==> flow/design.v <==
`timescale 1ns / 1ps
module mult_gen_0(
    CLK,
    A,
    B,
    P
);
input              CLK;
input      [7:0]   A;
input      [7:0]   B;
output     [7:0]   P;
reg [7:0]  a_reg;
reg [7:0]  b_reg;
reg [7:0]  p_reg0;
reg [7:0]  p_reg1;
assign P = p_reg1;
always @(posedge CLK) begin
    a_reg  <= A;
    b_reg  <= B;
    p_reg0 <= a_reg * b_reg;
    p_reg1 <= p_reg0;
end
endmodule
`timescale 1ns / 1ps
module pe(
clk, 
rst,
in_data, 
in_weight, 
in_psum,
in_data_update, 
in_weight_update, 
in_psum_update,
out_psum, 
out_psum_vld
    );
parameter WIDTH             = 8;
parameter PIPELINE_STAGE    = 3;
input                               clk;
input                               rst;
input   [WIDTH - 1 : 0]             in_data;
input   [WIDTH - 1 : 0]             in_weight;
input   [WIDTH - 1 : 0]         in_psum;
input                               in_data_update;
input                               in_weight_update;
input                               in_psum_update;
output  [WIDTH - 1 : 0]         out_psum;
output                              out_psum_vld;
reg     [WIDTH - 1 : 0]             in_data_reg;
reg     [WIDTH - 1 : 0]             in_weight_reg;
reg     [WIDTH - 1 : 0]             in_psum_reg;
wire                                in_update;
wire    [WIDTH - 1 : 0]         out_mult;
reg     [WIDTH - 1 : 0]         in_psum_pipeline        [0 : PIPELINE_STAGE - 1];
reg                                 out_psum_vld_pipeline   [0 : PIPELINE_STAGE];
integer i;
mult_gen_0 mult_unit (
  .CLK(clk),   
  .A(in_data_reg),       
  .B(in_weight_reg),       
  .P(out_mult)       
);
assign in_update = (in_data_update | in_weight_update | in_psum_update);
assign out_psum = in_psum_pipeline[PIPELINE_STAGE-1] + out_mult;
assign out_psum_vld = out_psum_vld_pipeline[PIPELINE_STAGE];
always @(posedge clk) begin
    if(rst) begin
        in_data_reg <= 0;
        in_weight_reg <= 0;
        in_psum_reg <= 0;
    end
    else begin
        if(in_data_update) begin
            in_data_reg <= in_data;
        end
        if(in_weight_update) begin
            in_weight_reg <= in_weight;
        end
        if(in_psum_update) begin
            in_psum_reg <= in_psum;
        end
    end
end
always @(posedge clk) begin
    if(rst) begin
        for(i = 0; i <= PIPELINE_STAGE; i = i + 1) begin: zero_init_out_psum_vld
            out_psum_vld_pipeline[i] <= 0;
        end 
    end
    else begin
        out_psum_vld_pipeline[0] <= in_update;
        for(i = 0; i < PIPELINE_STAGE; i = i + 1) begin: pipeline_stage_out_psum_vld
            out_psum_vld_pipeline[i+1] <= out_psum_vld_pipeline[i];
        end 
    end
end
always @(posedge clk) begin
    if(rst) begin
        for(i = 0; i <= PIPELINE_STAGE - 1; i = i + 1) begin: zero_init_in_psum
            in_psum_pipeline[i] <= 0;
        end 
    end
    else begin
        in_psum_pipeline[0] <= in_psum_reg;
        for(i = 0; i < PIPELINE_STAGE - 1; i = i + 1) begin: pipeline_stage_in_psum
            in_psum_pipeline[i+1] <= in_psum_pipeline[i];
        end 
    end
end
endmodule
`timescale 1ns / 1ps
module pmul(
clk,rst,
in_update,
in_data2,
in_data1,
in_data0,
in_weight2,
in_weight1,
in_weight0,
psum,
psum_vld
    );
    parameter WIDTH = 8;
    input clk;
    input rst;
    input [WIDTH-1:0] in_data2;
    input [WIDTH-1:0] in_data1;
    input [WIDTH-1:0] in_data0;
    input [WIDTH-1:0] in_weight2;
    input [WIDTH-1:0] in_weight1;
    input [WIDTH-1:0] in_weight0;
    input wire        in_update;
    output [WIDTH-1:0]psum;
    output            psum_vld;
    wire [2:0] out_psum_vld;
    wire [WIDTH-1:0] out_psum [0:2];
    assign psum = out_psum[2] + out_psum[1] + out_psum[0];
    assign psum_vld = (out_psum_vld == 3'b111);
    pe pe2( .clk(clk), .rst(rst), 
            .in_data(in_data2), .in_weight(in_weight2), .in_psum(0), 
            .in_data_update(in_update), .in_weight_update(in_update), .in_psum_update(in_update), 
            .out_psum(out_psum[2]), .out_psum_vld(out_psum_vld[2]));
    pe pe1( .clk(clk), .rst(rst), 
            .in_data(in_data1), .in_weight(in_weight1), .in_psum(0), 
            .in_data_update(in_update), .in_weight_update(in_update), .in_psum_update(in_update), 
            .out_psum(out_psum[1]), .out_psum_vld(out_psum_vld[1]));
    pe pe0( .clk(clk), .rst(rst), 
            .in_data(in_data0), .in_weight(in_weight0), .in_psum(0), 
            .in_data_update(in_update), .in_weight_update(in_update), .in_psum_update(in_update), 
            .out_psum(out_psum[0]), .out_psum_vld(out_psum_vld[0]));
endmodule
`timescale 1ns / 1ps
module pcore(
    clk,rst,
    in_update,  
    activate2,
    activate1,
    activate0,
    weight2,
    weight1,
    weight0,
    out_psum,
    out_psum_vld
    );
    parameter WIDTH = 8;
    input wire                      clk,rst,in_update;
    input  wire [3*WIDTH-1:0]       activate2;
    input  wire [3*WIDTH-1:0]       activate1;
    input  wire [3*WIDTH-1:0]       activate0;
    input  wire [3*WIDTH-1:0]       weight2;
    input  wire [3*WIDTH-1:0]       weight1;
    input  wire [3*WIDTH-1:0]       weight0;
    output wire [WIDTH-1:0]         out_psum;
    output wire                     out_psum_vld;
    wire        [WIDTH-1:0]         psum[0:2];
    wire        [2:0]               psum_vld;
    assign out_psum = psum[2] + psum[1] + psum[0];
    assign out_psum_vld = psum_vld[2] & psum_vld[1] & psum_vld[0];
    pmul #(.WIDTH(WIDTH))p2(.clk(clk), .rst(rst), 
         .in_update(in_update), 
         .in_data2(activate2[3*WIDTH-1:2*WIDTH]), .in_data1(activate2[2*WIDTH-1:1*WIDTH]), .in_data0(activate2[1*WIDTH-1:0]), 
         .in_weight2(weight2[3*WIDTH-1:2*WIDTH]), .in_weight1(weight2[2*WIDTH-1:1*WIDTH]), .in_weight0(weight2[1*WIDTH-1:0]), 
         .psum(psum[2]), .psum_vld(psum_vld[2]));
    pmul #(.WIDTH(WIDTH))p1(.clk(clk), .rst(rst), 
         .in_update(in_update), 
         .in_data2(activate1[3*WIDTH-1:2*WIDTH]), .in_data1(activate1[2*WIDTH-1:1*WIDTH]), .in_data0(activate1[1*WIDTH-1:0]), 
         .in_weight2(weight1[3*WIDTH-1:2*WIDTH]), .in_weight1(weight1[2*WIDTH-1:1*WIDTH]), .in_weight0(weight1[1*WIDTH-1:0]), 
         .psum(psum[1]), .psum_vld(psum_vld[1]));
    pmul #(.WIDTH(WIDTH))p0(.clk(clk), .rst(rst), 
         .in_update(in_update), 
         .in_data2(activate0[3*WIDTH-1:2*WIDTH]), .in_data1(activate0[2*WIDTH-1:1*WIDTH]), .in_data0(activate0[1*WIDTH-1:0]), 
         .in_weight2(weight0[3*WIDTH-1:2*WIDTH]), .in_weight1(weight0[2*WIDTH-1:1*WIDTH]), .in_weight0(weight0[1*WIDTH-1:0]), 
         .psum(psum[0]), .psum_vld(psum_vld[0]));
endmodule
`timescale 1ns / 1ps
module computing_core(
clk,rst,
load_done,
activate0,
activate1,
activate2,
weight0,
weight1,
weight2,
weight3,
out_psum0,
out_psum1,
out_psum2,
out_psum3,
out_psum_vld
    );
    parameter WIDTH = 8;
    input  wire                 clk,rst,load_done;
    input  wire  [9*WIDTH-1:0]   weight0,weight1,weight2,weight3;
    input  wire [3*WIDTH-1:0]   activate0;
    input  wire [3*WIDTH-1:0]   activate1;
    input  wire [3*WIDTH-1:0]   activate2;
    output wire [WIDTH-1:0]     out_psum0;
    output wire [WIDTH-1:0]     out_psum1;
    output wire [WIDTH-1:0]     out_psum2;
    output wire [WIDTH-1:0]     out_psum3;
    output wire                 out_psum_vld;
    wire [3:0]      psum_vld;
    assign out_psum_vld = psum_vld[0] & psum_vld[1] & psum_vld[2] & psum_vld[3];
    pcore #(.WIDTH(WIDTH))p0(.clk(clk), .rst(rst), .in_update(load_done),
            .activate2(activate0),
            .activate1(activate1),
            .activate0(activate2),
            .weight2({weight0[64+:8], weight0[56+:8], weight0[48+:8]}),
            .weight1({weight0[40+:8], weight0[32+:8], weight0[24+:8]}),
            .weight0({weight0[16+:8], weight0[8+:8],  weight0[0+:8]}),
            .out_psum(out_psum0), .out_psum_vld(psum_vld[0]));
    pcore #(.WIDTH(WIDTH))p1(.clk(clk), .rst(rst), .in_update(load_done),
            .activate2(activate0),
            .activate1(activate1),
            .activate0(activate2),
            .weight2({weight1[64+:8], weight1[56+:8], weight1[48+:8]}),
            .weight1({weight1[40+:8], weight1[32+:8], weight1[24+:8]}),
            .weight0({weight1[16+:8], weight1[8+:8] , weight1[0+:8]}),
            .out_psum(out_psum1), .out_psum_vld(psum_vld[1]));
    pcore #(.WIDTH(WIDTH))p2(.clk(clk), .rst(rst), .in_update(load_done),
            .activate2(activate0),
            .activate1(activate1),
            .activate0(activate2),
            .weight2({weight2[64+:8], weight2[56+:8], weight2[48+:8]}),
            .weight1({weight2[40+:8], weight2[32+:8], weight2[24+:8]}),
            .weight0({weight2[16+:8], weight2[8+:8] , weight2[0+:8]}),
            .out_psum(out_psum2), .out_psum_vld(psum_vld[2]));
    pcore #(.WIDTH(WIDTH))p3(.clk(clk), .rst(rst), .in_update(load_done),
            .activate2(activate0),
            .activate1(activate1),
            .activate0(activate2),
            .weight2({weight3[64+:8], weight3[56+:8], weight3[48+:8]}),
            .weight1({weight3[40+:8], weight3[32+:8], weight3[24+:8]}),
            .weight0({weight3[16+:8], weight3[8+:8] , weight3[0+:8]}),
            .out_psum(out_psum3), .out_psum_vld(psum_vld[3]));
endmodule
From RTL to reports: computing_core --
What the tools print for computing_core, step after step. Lines are those of the file above, counted from 1. Operators carry their Yosys type and port widths (W data, S select, Z words). Library cell names are shortened. A cell with n/a has no value.
Set-up: design top computing_core, clock port clk, cell library sky130hd, timing corner tt_025C_1v80

Word-level counts --
Source: Yosys, flattened and elaborated. Widths are those after wreduce; folded enables and synchronous resets count as part of the registers. Registers that Yosys merges into a memory's read port (data or address) are not register bits. Print and check cells do not count. Equal cells are merged and count once.
Storage and ports: flip-flop bits (word level) 1300, input port bits 363, output and inout port bits 33
Cells by class: add/sub/neg operators 32, multipliers 36, equal/unequal tests 1
Operator list (number):
- $mul A8 B8 Y8 | 36
- $add A8 B8 Y8 | 32
- $eq A3 B3 Y1 const B | 1

Depth --
Longest topological path by Yosys (ltp), each cell counted once; first at word level (registers and memories cut), then after technology mapping (sequential cells cut; the memories' decode and read muxes count).
Logic depth: word-level depth 4, ABC_AREA 0, mapped depth 16, gate-level depth less buffers 15

Synthesis result --
The flow's flattened synthesis, as Yosys stat reports it; memories are mapped. The netlist is that of the ABC_AREA named above (0 if unset); the other value can give another one.
Cell types:
- dfxtp_1 | number 1300, area in all 2.6E+04 µm²
- fa_1 | number 612, area in all 1.23E+04 µm²
- ha_1 | number 608, area in all 7.61E+03 µm²
- xnor2_1 | number 581, area in all 5088.63 µm²
- and2_1 | number 810, area in all 5067.36 µm²
- inv_1 | number 1029, area in all 3.86E+03 µm²
- mux2i_1 | number 360, area in all 3.6E+03 µm²
- nand2_1 | number 480, area in all 1.8E+03 µm²
- nor2_1 | number 364, area in all 1366.31 µm²
- a21o_1 | number 78, area in all 585.562 µm²
- xor2_1 | number 64, area in all 560.538 µm²
- clkbuf_1 | number 121, area in all 454.186 µm²
- a21oi_1 | number 84, area in all 420.403 µm²
- buf_4 | number 40, area in all 300.288 µm²
- buf_2 | number 23, area in all 115.11 µm²
- xnor2_2 | number 7, area in all 113.859 µm²
- buf_6 | number 4, area in all 45.043 µm²
- nand2_2 | number 6, area in all 37.536 µm²
Other cell types: 2; their cells: 8.
Mapped netlist: standard cells after synthesis 6579, chip area (Yosys) 69361.5 µm², mapped flip-flops 1300, buffer cells 188
The figures by module come from a second, unflattened synthesis with its own total; it is not the netlist above.
Unflattened totals: cells (unflattened synthesis) 11997, area total of the unflattened synthesis 130163.6 µm²
Each row is one instance without its submodules.
By module:
- pe | instances 36, cells 178, area 1893.1 µm², sequential area 1041.0 µm²
- mult_gen_0 | instances 36, cells 134, area 1526.5 µm², sequential area 640.6 µm²
- pmul #(WIDTH=8) | instances 12, cells 48, area 441.7 µm², sequential area 0.0 µm²
- pcore #(WIDTH=8) | instances 4, cells 47, area 437.9 µm², sequential area 0.0 µm²
- computing_core | instances 1, cells 1, area 8.8 µm², sequential area 0.0 µm²

Path before layout --
Source: OpenSTA report_checks on the synthesized netlist (no wires, ideal clock, input and output delay 20% of the period each), path of least setup slack; recovery checks are left aside. Register names are those of the netlist, which keeps one name where synthesis merged equal registers.
Path post-synthesis: path type register -> output, from register p3.p2.pe0.mult_unit.p_reg1[2], to output port out_psum3[6], period 6.5 ns, output delay 1.300 ns, arrival 3.485 ns, setup slack 1.715 ns, path delay 3.485 ns, driving pins on the path 13, synthesis period reached 4.785 ns
"path delay" = arrival - input delay + setup time. At an output port there is no setup time. "driving pins on the path": output pins that drive a net of the path, with the launching flip-flop's if there is one; two outputs of one cell count as two. "synthesis period reached" = period - worst setup slack (recovery checks aside). The figure is calculated, with input and output delays left at 20% of the set period. Between the ends stands the longest chain of elaborated cells between them, by number of cells; it is not shown to be the way that was timed. Of several equally long chains one is given. A line is the first line of the expression or statement that the cell stems from. Yosys adds cells for indexed reads and writes and turns some case tables into memories.
On the way, post-synthesis: path through dfxtp_1 > fa_1 > fa_1 > fa_1 > inv_1 > fa_1 > inv_1 > ha_1 > fa_1 > a21oi_1 > nor2_1 > nor2_1 > xnor2_1, length of the longest elaborated chain 3, elaborated cells between the ends (all ways) 3
RTL lines, path post-synthesis:
- start: declaration | RTL line 15 | reg [7:0]  p_reg1;
- start: assignment | RTL line 21 | p_reg1 <= p_reg0;
- $add A8 B8 Y8 | RTL line 138 | assign psum = out_psum[2] + out_psum[1] + out_psum[0];
- $add A8 B8 Y8 x2 | RTL line 178 | assign out_psum = psum[2] + psum[1] + psum[0];
- end: declaration | RTL line 222 | output wire [WIDTH-1:0]     out_psum3;

Path in the finished layout --
From the final timing report of job 1: the path of least setup slack in the routed layout; clock arrival at registers is part of the times.
Path post-layout: path type register -> output, from register p0.p2.pe0.mult_unit.p_reg1[2], to output port out_psum0[6], period 6.5 ns, output delay 1.30 ns, arrival 5.04 ns, setup slack 0.16 ns, driving pins on the path 15
Between the ends stands the longest chain of elaborated cells between them, by number of cells; it is not shown to be the way that was timed. Of several equally long chains one is given.
On the way, post-layout: path through dfxtp_1 > fa_1 > fa_1 > inv_1 > fa_1 > fa_1 > inv_1 > ha_1 > inv_1 > fa_1 > inv_1 > a21o_1 > a21oi_1 > xnor2_2 > clkdlybuf4s50_1, length of the longest elaborated chain 3, elaborated cells between the ends (all ways) 3
RTL lines, path post-layout:
- start: declaration | RTL line 15 | reg [7:0]  p_reg1;
- start: assignment | RTL line 21 | p_reg1 <= p_reg0;
- $add A8 B8 Y8 | RTL line 138 | assign psum = out_psum[2] + out_psum[1] + out_psum[0];
- $add A8 B8 Y8 x2 | RTL line 178 | assign out_psum = psum[2] + psum[1] + psum[0];
- end: declaration | RTL line 219 | output wire [WIDTH-1:0]     out_psum0;

==> runs of computing_core <==
Module computing_core, platform sky130hd: 2 stored runs of the flow (Yosys, OpenROAD) with differing settings, in no particular order. Input and output delays are each 20% of the period that was set; the output load is 0.01 pF.
"time of the worst setup path" is the time allowed to the run's worst setup path (the clock period less input and output delay, where it has them) less its slack. Clock arrival times count: a late capture clock shortens it, a late launch clock lengthens it.

[job 1] flow files
==> flow/run.sh <==
#!/bin/bash
# the make line also repeats the synthesis and layout settings of config.mk as NAME=value (left out here)
make -C /OpenROAD-flow-scripts/flow DESIGN_CONFIG=/design/flow/config.mk WORK_HOME=/design/flow/orfs CLKGATE_MAP_FILE= finish
==> flow/config.mk <==
export PLATFORM = sky130hd
export DESIGN_NAME = computing_core
export DESIGN_NICKNAME = computing_core
export VERILOG_FILES = /design/flow/design.v
export SDC_FILE = /design/flow/constraint.sdc
export NUM_CORES = 4
export LEC_CHECK = 0
export CAP_MARGIN = 20
export CORE_ASPECT_RATIO = 1.69
export CORE_MARGIN = 2
export CORE_UTILIZATION = 48
export CTS_CLUSTER_DIAMETER = 340
export GPL_ROUTABILITY_DRIVEN = 0
export PLACE_DENSITY_LB_ADDON = 0.12
export SLEW_MARGIN = 5
==> flow/constraint.sdc <==
create_clock -name core_clock -period 6.5 [get_ports {clk}]
set_input_delay 1.3000 -clock core_clock [delete_from_list [all_inputs] [get_ports {clk}]]
set_output_delay 1.3000 -clock core_clock [all_outputs]
set_load 0.01 [all_outputs]

[job 1] result: chip area in the Yosys report 69,361.5 µm²; full die area 147,664.0 µm²; std-cell area (final layout) 79,388.6 µm²; post-route utilization 0.552; worst setup slack after layout 0.165 ns; sum of negative setup slack 0.000 ns; time of the worst setup path 5.04 ns; worst setup path kind register -> output

[job 2] flow files
==> flow/run.sh <==
#!/bin/bash
# the make line also repeats the synthesis and layout settings of config.mk as NAME=value (left out here)
make -C /OpenROAD-flow-scripts/flow DESIGN_CONFIG=/design/flow/config.mk WORK_HOME=/design/flow/orfs CLKGATE_MAP_FILE= finish
==> flow/config.mk <==
export PLATFORM = sky130hd
export DESIGN_NAME = computing_core
export DESIGN_NICKNAME = computing_core
export VERILOG_FILES = /design/flow/design.v
export SDC_FILE = /design/flow/constraint.sdc
export NUM_CORES = 4
export LEC_CHECK = 0
export ABC_AREA = 1
export CAP_MARGIN = 20
export CORE_ASPECT_RATIO = 1.05
export CORE_MARGIN = 2
export CORE_UTILIZATION = 48
export CTS_CLUSTER_DIAMETER = 340
export CTS_CLUSTER_SIZE = 10
export GPL_ROUTABILITY_DRIVEN = 1
export GPL_TIMING_DRIVEN = 0
export PLACE_DENSITY_LB_ADDON = 0.18
export SLEW_MARGIN = 5
==> flow/constraint.sdc <==
create_clock -name core_clock -period 6.5 [get_ports {clk}]
set_input_delay 1.3000 -clock core_clock [delete_from_list [all_inputs] [get_ports {clk}]]
set_output_delay 1.3000 -clock core_clock [all_outputs]
set_load 0.01 [all_outputs]

[job 2] result: chip area in the Yosys report 74,082.3 µm²; full die area 157,497.0 µm²; std-cell area (final layout) 84,995.3 µm²; post-route utilization 0.555; worst setup slack after layout 0.049 ns; sum of negative setup slack 0.000 ns; time of the worst setup path 5.15 ns; worst setup path kind register -> output
